==> flow/design.v <==
module fft_4pt #(
    parameter DATA_WIDTH = 16
) (
    input clk,
    input rst_n,
    input data_valid_in,
    input  signed [DATA_WIDTH-1:0] x0_r,
    input  signed [DATA_WIDTH-1:0] x0_i,
    input  signed [DATA_WIDTH-1:0] x1_r,
    input  signed [DATA_WIDTH-1:0] x1_i,
    input  signed [DATA_WIDTH-1:0] x2_r,
    input  signed [DATA_WIDTH-1:0] x2_i,
    input  signed [DATA_WIDTH-1:0] x3_r,
    input  signed [DATA_WIDTH-1:0] x3_i,
    output data_valid_out,
    output signed [DATA_WIDTH+1:0] X0_r,
    output signed [DATA_WIDTH+1:0] X0_i,
    output signed [DATA_WIDTH+1:0] X1_r,
    output signed [DATA_WIDTH+1:0] X1_i,
    output signed [DATA_WIDTH+1:0] X2_r,
    output signed [DATA_WIDTH+1:0] X2_i,
    output signed [DATA_WIDTH+1:0] X3_r,
    output signed [DATA_WIDTH+1:0] X3_i
);
    localparam S1_WIDTH = DATA_WIDTH + 1;
    localparam S2_WIDTH = DATA_WIDTH + 2;
    reg signed [DATA_WIDTH-1:0] x0_r_reg, x0_i_reg;
    reg signed [DATA_WIDTH-1:0] x2_r_reg, x2_i_reg;
    reg signed [DATA_WIDTH-1:0] x1_r_reg, x1_i_reg;
    reg signed [DATA_WIDTH-1:0] x3_r_reg, x3_i_reg;
    reg valid_s0;
    always @(posedge clk or negedge rst_n) begin
        if (!rst_n) begin
            x0_r_reg <= 0; x0_i_reg <= 0;
            x2_r_reg <= 0; x2_i_reg <= 0;
            x1_r_reg <= 0; x1_i_reg <= 0;
            x3_r_reg <= 0; x3_i_reg <= 0;
            valid_s0 <= 1'b0;
        end else begin
            x0_r_reg <= x0_r; x0_i_reg <= x0_i;
            x2_r_reg <= x2_r; x2_i_reg <= x2_i;
            x1_r_reg <= x1_r; x1_i_reg <= x1_i;
            x3_r_reg <= x3_r; x3_i_reg <= x3_i;
            valid_s0 <= data_valid_in;
        end
    end
    wire signed [S1_WIDTH-1:0] A_r, A_i, B_r, B_i;
    wire signed [S1_WIDTH-1:0] C_r, C_i, D_r, D_i;
    assign A_r = x0_r_reg + x2_r_reg;
    assign A_i = x0_i_reg + x2_i_reg;
    assign B_r = x0_r_reg - x2_r_reg;
    assign B_i = x0_i_reg - x2_i_reg;
    assign C_r = x1_r_reg + x3_r_reg;
    assign C_i = x1_i_reg + x3_i_reg;
    assign D_r = x1_r_reg - x3_r_reg;
    assign D_i = x1_i_reg - x3_i_reg;
    reg signed [S1_WIDTH-1:0] A_r_reg, A_i_reg, B_r_reg, B_i_reg;
    reg signed [S1_WIDTH-1:0] C_r_reg, C_i_reg, D_r_reg, D_i_reg;
    reg valid_s1;
    always @(posedge clk or negedge rst_n) begin
        if (!rst_n) begin
            A_r_reg <= 0; A_i_reg <= 0;
            B_r_reg <= 0; B_i_reg <= 0;
            C_r_reg <= 0; C_i_reg <= 0;
            D_r_reg <= 0; D_i_reg <= 0;
            valid_s1 <= 1'b0;
        end else begin
            A_r_reg <= A_r; A_i_reg <= A_i;
            B_r_reg <= B_r; B_i_reg <= B_i;
            C_r_reg <= C_r; C_i_reg <= C_i;
            D_r_reg <= D_r; D_i_reg <= D_i;
            valid_s1 <= valid_s0;
        end
    end
    wire signed [S2_WIDTH-1:0] X0_r_w, X0_i_w;
    wire signed [S2_WIDTH-1:0] X1_r_w, X1_i_w;
    wire signed [S2_WIDTH-1:0] X2_r_w, X2_i_w;
    wire signed [S2_WIDTH-1:0] X3_r_w, X3_i_w;
    assign X0_r_w = A_r_reg + C_r_reg;
    assign X0_i_w = A_i_reg + C_i_reg;
    assign X1_r_w = B_r_reg + D_i_reg;
    assign X1_i_w = B_i_reg - D_r_reg;
    assign X2_r_w = A_r_reg - C_r_reg;
    assign X2_i_w = A_i_reg - C_i_reg;
    assign X3_r_w = B_r_reg - D_i_reg;
    assign X3_i_w = B_i_reg + D_r_reg;
    reg signed [S2_WIDTH-1:0] X0_r_reg, X0_i_reg;
    reg signed [S2_WIDTH-1:0] X1_r_reg, X1_i_reg;
    reg signed [S2_WIDTH-1:0] X2_r_reg, X2_i_reg;
    reg signed [S2_WIDTH-1:0] X3_r_reg, X3_i_reg;
    reg valid_s2;
    always @(posedge clk or negedge rst_n) begin
        if (!rst_n) begin
            X0_r_reg <= 0; X0_i_reg <= 0;
            X1_r_reg <= 0; X1_i_reg <= 0;
            X2_r_reg <= 0; X2_i_reg <= 0;
            X3_r_reg <= 0; X3_i_reg <= 0;
            valid_s2 <= 1'b0;
        end else begin
            X0_r_reg <= X0_r_w; X0_i_reg <= X0_i_w;
            X1_r_reg <= X1_r_w; X1_i_reg <= X1_i_w;
            X2_r_reg <= X2_r_w; X2_i_reg <= X2_i_w;
            X3_r_reg <= X3_r_w; X3_i_reg <= X3_i_w;
            valid_s2 <= valid_s1;
        end
    end
    assign X0_r = X0_r_reg;
    assign X0_i = X0_i_reg;
    assign X1_r = X1_r_reg;
    assign X1_i = X1_i_reg;
    assign X2_r = X2_r_reg;
    assign X2_i = X2_i_reg;
    assign X3_r = X3_r_reg;
    assign X3_i = X3_i_reg;
    assign data_valid_out = valid_s2;
endmodule
=== From RTL to reports: fft_4pt ===
Tool output for the design above, in the order of the flow.
Lines are those of the file above, counted from 1.
Operators: Yosys type, input widths -> output width; for muxes data width and select width s.
Library cell names are shortened.
The mark - stands for no value.

* Design top: fft_4pt
* Clock: clk
* Library: sky130hd
* Library corner: tt_025C_1v80

=== Elaborated design ===
Yosys after proc, flatten, opt, wreduce and memory -nomap, before mapping. Enables and synchronous resets that opt folds into registers are not counted as muxes. Memory bits, and registers merged into a memory's read port (data or address), are not among the register bits. Print and check cells are not counted. Equal cells are merged and count once.

* $add $sub $neg: 16

{| class="wikitable"
|+ Operators by type and width
! kind !! number
|-
| $add 17x17->18 || 4
|-
| $sub 17x17->18 || 4
|-
| $add 16x16->17 || 4
|-
| $sub 16x16->17 || 4
|}

* Bits in registers: 411
* Output and inout bits: 145
* Bits of input ports: 131
* Cells after elaboration: 43

=== Longest topological paths ===
Yosys ltp: most cells in a row. Word level: on the elaborated netlist, between registers, memories and ports. Mapped: between sequential cells and ports; inverters and the memories' decode and read muxes count.

* Depth after elaboration: 1
* ABC_AREA: 1
* Depth in mapped cells: 14
* Depth with buffers taken out: 13

=== After synthesis ===
Source: synth_stat.txt of the flow (Yosys; design flattened, memories mapped). It holds for the ABC_AREA given above (unset counts as 0); a run with the other value may have another netlist.

* Area of sequential cells: 0.0100847 mm²
* Buffer cells: 93
* Flip-flops: 403
* Standard cells after synthesis: 3,276
* Cell area after synthesis: 0.0256058 mm²

{| class="wikitable"
|+ Cells by type
! type !! number !! area in all (µm²)
|-
| dfrtp_1 || 403 || 1.01E+04
|-
| ha_1 || 264 || 3.3E+03
|-
| nand2_1 || 865 || 3.25E+03
|-
| inv_1 || 417 || 1.57E+03
|-
| nand3_1 || 253 || 1.27E+03
|-
| nor2_1 || 286 || 1,073.53
|-
| xor2_1 || 108 || 945.907
|-
| a21oi_1 || 185 || 925.888
|-
| fa_1 || 16 || 320.307
|-
| buf_2 || 63 || 315.302
|-
| o21ai_0 || 63 || 315.302
|-
| xnor2_1 || 32 || 280.269
|-
| o21bai_1 || 34 || 255.245
|-
| inv_2 || 65 || 243.984
|-
| nor2_2 || 33 || 206.448
|-
| buf_4 || 27 || 202.694
|-
| o21ai_1 || 38 || 190.182
|-
| a21oi_2 || 15 || 131.376
|}

Not listed: further types 15, cells in them 109.

=== Path before layout ===
Path of least setup slack by OpenSTA after synthesis, without wires, with an ideal clock, recovery checks aside; 20% of the period is set as input and as output delay. Where synthesis merged equal registers, the netlist keeps one of their names.

* Path type: register to register
* Start point: register B_i_reg[0]
* End point: register X1_i_reg[16]
* Driving pins on the path: 13
* Library setup time: 0.117 ns
* Buffers on the path: 0
* Arrival time: 1.611 ns
* Delay of the path: 1.728 ns
* Launch time at the first pin: 0.000 ns
* Data required time: 2.883 ns
* Setup slack: 1.273 ns
* Period: 3.0 ns
* Synthesis period reached: 1.727 ns

"delay of the path" is the arrival time less input delay plus setup time.
"driving pins on the path" counts driving pins, that of a launching flip-flop among them; a cell with two outputs on the path counts twice.
"synthesis period reached" is the clock period less the worst setup slack; recovery checks do not enter. This is arithmetic on one report: input and output delays are still those of the set period (20% each).
Between the ends stands the longest chain of elaborated cells between them, by number of cells; it is not shown to be the way that was timed. Of several equally long chains one is given.
A line is the first line of the expression or statement that the cell stems from. Yosys adds cells for indexed reads and writes and turns some case tables into memories.

* Path through: dfrtp_1 > inv_1 > ha_1 > inv_1 > fa_1 > nand2_1 > nand3_1 > nand3_1 > nand2_1 > nand3_1 > nand2_1 > nand2_1 > nand2_1
* Cells in the longest elaborated chain: 1
* Elaborated cells on any way between the ends: 1
* RTL lines with such cells: 1
* Classes of those cells: add/sub: 1

{| class="wikitable"
|+ RTL lines, path after synthesis
! item !! RTL line !! text
|-
| start: declaration || 57 || <nowiki>reg signed [S1_WIDTH-1:0] A_r_reg, A_i_reg, B_r_reg, B_i_reg;</nowiki>
|-
| start: assignment || 63 || <nowiki>B_r_reg <= 0; B_i_reg <= 0;</nowiki>
|-
| start: assignment || 69 || <nowiki>B_r_reg <= B_r; B_i_reg <= B_i;</nowiki>
|-
| $sub 17x17->18 || 82 || <nowiki>assign X1_i_w = B_i_reg - D_r_reg;</nowiki>
|-
| end: assignment || 95 || <nowiki>X1_r_reg <= 0; X1_i_reg <= 0;</nowiki>
|-
| end: assignment || 101 || <nowiki>X1_r_reg <= X1_r_w; X1_i_reg <= X1_i_w;</nowiki>
|-
| end: declaration || 88 || <nowiki>reg signed [S2_WIDTH-1:0] X1_r_reg, X1_i_reg;</nowiki>
|}

=== Timing after layout ===
Path of least setup slack in the final report of run 1 (OpenROAD, finished layout, wires in). Where an end is a register, its clock arrival counts in the times.

* Path type: register to register
* Start point: register D_i_reg[0]
* End point: register X1_r_reg[12]
* Buffers on the path: 0
* Driving pins on the path: 11
* Launch time at the first pin: 0.59 ns
* Library setup time: 0.11 ns
* Arrival time: 2.62 ns
* Period: 2.92 ns
* Setup slack: 0.77 ns
* Data required time: 3.40 ns

Between the ends stands the longest chain of elaborated cells between them, by number of cells; it is not shown to be the way that was timed. Of several equally long chains one is given.

* Path through: dfrtp_1 > ha_1 > fa_1 > nand2_1 > nand2_1 > nand3_1 > nand2_1 > nand2_1 > nand2_1 > nand2_1 > nand2_1
* Cells in the longest elaborated chain: 1
* Elaborated cells on any way between the ends: 1
* RTL lines with such cells: 1
* Classes of those cells: add/sub: 1

{| class="wikitable"
|+ RTL lines, path after layout
! item !! RTL line !! text
|-
| start: declaration || 58 || <nowiki>reg signed [S1_WIDTH-1:0] C_r_reg, C_i_reg, D_r_reg, D_i_reg;</nowiki>
|-
| start: assignment || 65 || <nowiki>D_r_reg <= 0; D_i_reg <= 0;</nowiki>
|-
| start: assignment || 71 || <nowiki>D_r_reg <= D_r; D_i_reg <= D_i;</nowiki>
|-
| $add 17x17->18 || 81 || <nowiki>assign X1_r_w = B_r_reg + D_i_reg;</nowiki>
|-
| end: assignment || 95 || <nowiki>X1_r_reg <= 0; X1_i_reg <= 0;</nowiki>
|-
| end: assignment || 101 || <nowiki>X1_r_reg <= X1_r_w; X1_i_reg <= X1_i_w;</nowiki>
|-
| end: declaration || 88 || <nowiki>reg signed [S2_WIDTH-1:0] X1_r_reg, X1_i_reg;</nowiki>
|}

FLOW RESULTS
============

5 stored runs of fft_4pt in the flow (synthesis by Yosys, layout by OpenROAD, sky130hd cells), in arbitrary order. Constraints: input delay and output delay 20% of the set period each, output load 0.01 pF.
"clock period reached" is the run's clock period less its worst setup slack. It is reckoned from that one timing run; input and output delays stay at 20% of the period that was set.
By "critical setup path time" is meant the share of the clock period that the worst setup path is allowed (20% is reserved at inputs, 20% at outputs), minus its slack. Clock arrival times at its registers enter into it.
"power consumption" is the tool's figure for a default switching activity; nothing was simulated.

=== Run 1 ===
{| class="wikitable"
! Setting !! Value
|-
| ABC_AREA || 1
|-
| CORE_UTILIZATION || 63
|-
| PLACE_DENSITY_LB_ADDON || 0.15
|-
| SLEW_MARGIN || 35
|-
| period_ns || 2.92
|-
| CAP_MARGIN || 20
|-
| CORE_MARGIN || 2
|-
! Result !! Value
|-
| Final utilization || 75.4%
|-
| Chip area in the Yosys report || 0.0256058 mm²
|-
| Worst setup slack after layout || 0.772 ns
|-
| Clock period reached || 2.148 ns
|-
| Critical setup path time || 2.15 ns
|-
| Kind of the worst setup path || register to register
|-
| Setup total negative slack || 0.000 ns
|-
| Standard-cell area after layout || 0.0301026 mm²
|-
| Power consumption || 24.780 mW
|-
| Total die area || 0.0422734 mm²
|}

=== Run 2 ===
{| class="wikitable"
! Setting !! Value
|-
| ABC_AREA || 1
|-
| CAP_MARGIN || 25
|-
| CELL_PAD_IN_SITES_DETAIL_PLACEMENT || 2
|-
| CORE_MARGIN || 9
|-
| CORE_UTILIZATION || 63
|-
| CTS_CLUSTER_DIAMETER || 124
|-
| GPL_ROUTABILITY_DRIVEN || 1
|-
| MIN_ROUTING_LAYER || met1
|-
| PLACE_DENSITY || 0.78
|-
| SLEW_MARGIN || 35
|-
| TNS_END_PERCENT || 75
|-
| period_ns || 3.0
|}
Not finished: placement ended with error DPL-0033.

=== Run 3 ===
{| class="wikitable"
! Setting !! Value
|-
| CAP_MARGIN || 40
|-
| CELL_PAD_IN_SITES_DETAIL_PLACEMENT || 1
|-
| CELL_PAD_IN_SITES_GLOBAL_PLACEMENT || 1
|-
| CORE_UTILIZATION || 66
|-
| GPL_TIMING_DRIVEN || 1
|-
| MAX_ROUTING_LAYER || met5
|-
| MIN_ROUTING_LAYER || met2
|-
| PLACE_DENSITY_LB_ADDON || 0.04
|-
| SETUP_SLACK_MARGIN || -0.24
|-
| TNS_END_PERCENT || 80
|-
| period_ns || 2.57
|-
| CORE_MARGIN || 2
|-
| SLEW_MARGIN || 20
|}
Not finished: placement ended with error FLW-0024.

=== Run 4 ===
{| class="wikitable"
! Setting !! Value
|-
| ABC_AREA || 1
|-
| CAP_MARGIN || 35
|-
| CELL_PAD_IN_SITES_DETAIL_PLACEMENT || 2
|-
| CORE_MARGIN || 9
|-
| CORE_UTILIZATION || 55
|-
| GPL_TIMING_DRIVEN || 0
|-
| MAX_ROUTING_LAYER || met4
|-
| MIN_ROUTING_LAYER || met1
|-
| PLACE_DENSITY_LB_ADDON || 0.27
|-
| SETUP_SLACK_MARGIN || 0.54
|-
| SLEW_MARGIN || 15
|-
| period_ns || 4.87
|}
Not finished: placement ended with a tool error.

=== Run 5 ===
{| class="wikitable"
! Setting !! Value
|-
| ABC_AREA || 1
|-
| CAP_MARGIN || 40
|-
| CELL_PAD_IN_SITES_DETAIL_PLACEMENT || 0
|-
| CORE_MARGIN || 9
|-
| CORE_UTILIZATION || 34
|-
| GPL_TIMING_DRIVEN || 0
|-
| HOLD_SLACK_MARGIN || 0.23
|-
| MAX_ROUTING_LAYER || met4
|-
| MIN_ROUTING_LAYER || met2
|-
| PLACE_DENSITY_LB_ADDON || 0.27
|-
| period_ns || 4.86
|-
| SLEW_MARGIN || 20
|-
! Result !! Value
|-
| Final utilization || 42.2%
|-
| Chip area in the Yosys report || 0.0256058 mm²
|-
| Worst setup slack after layout || 2.234 ns
|-
| Clock period reached || 2.626 ns
|-
| Critical setup path time || 2.63 ns
|-
| Kind of the worst setup path || register to register
|-
| Setup total negative slack || 0.000 ns
|-
| Standard-cell area after layout || 0.0314489 mm²
|-
| Power consumption || 15.659 mW
|-
| Total die area || 0.0855153 mm²
|}
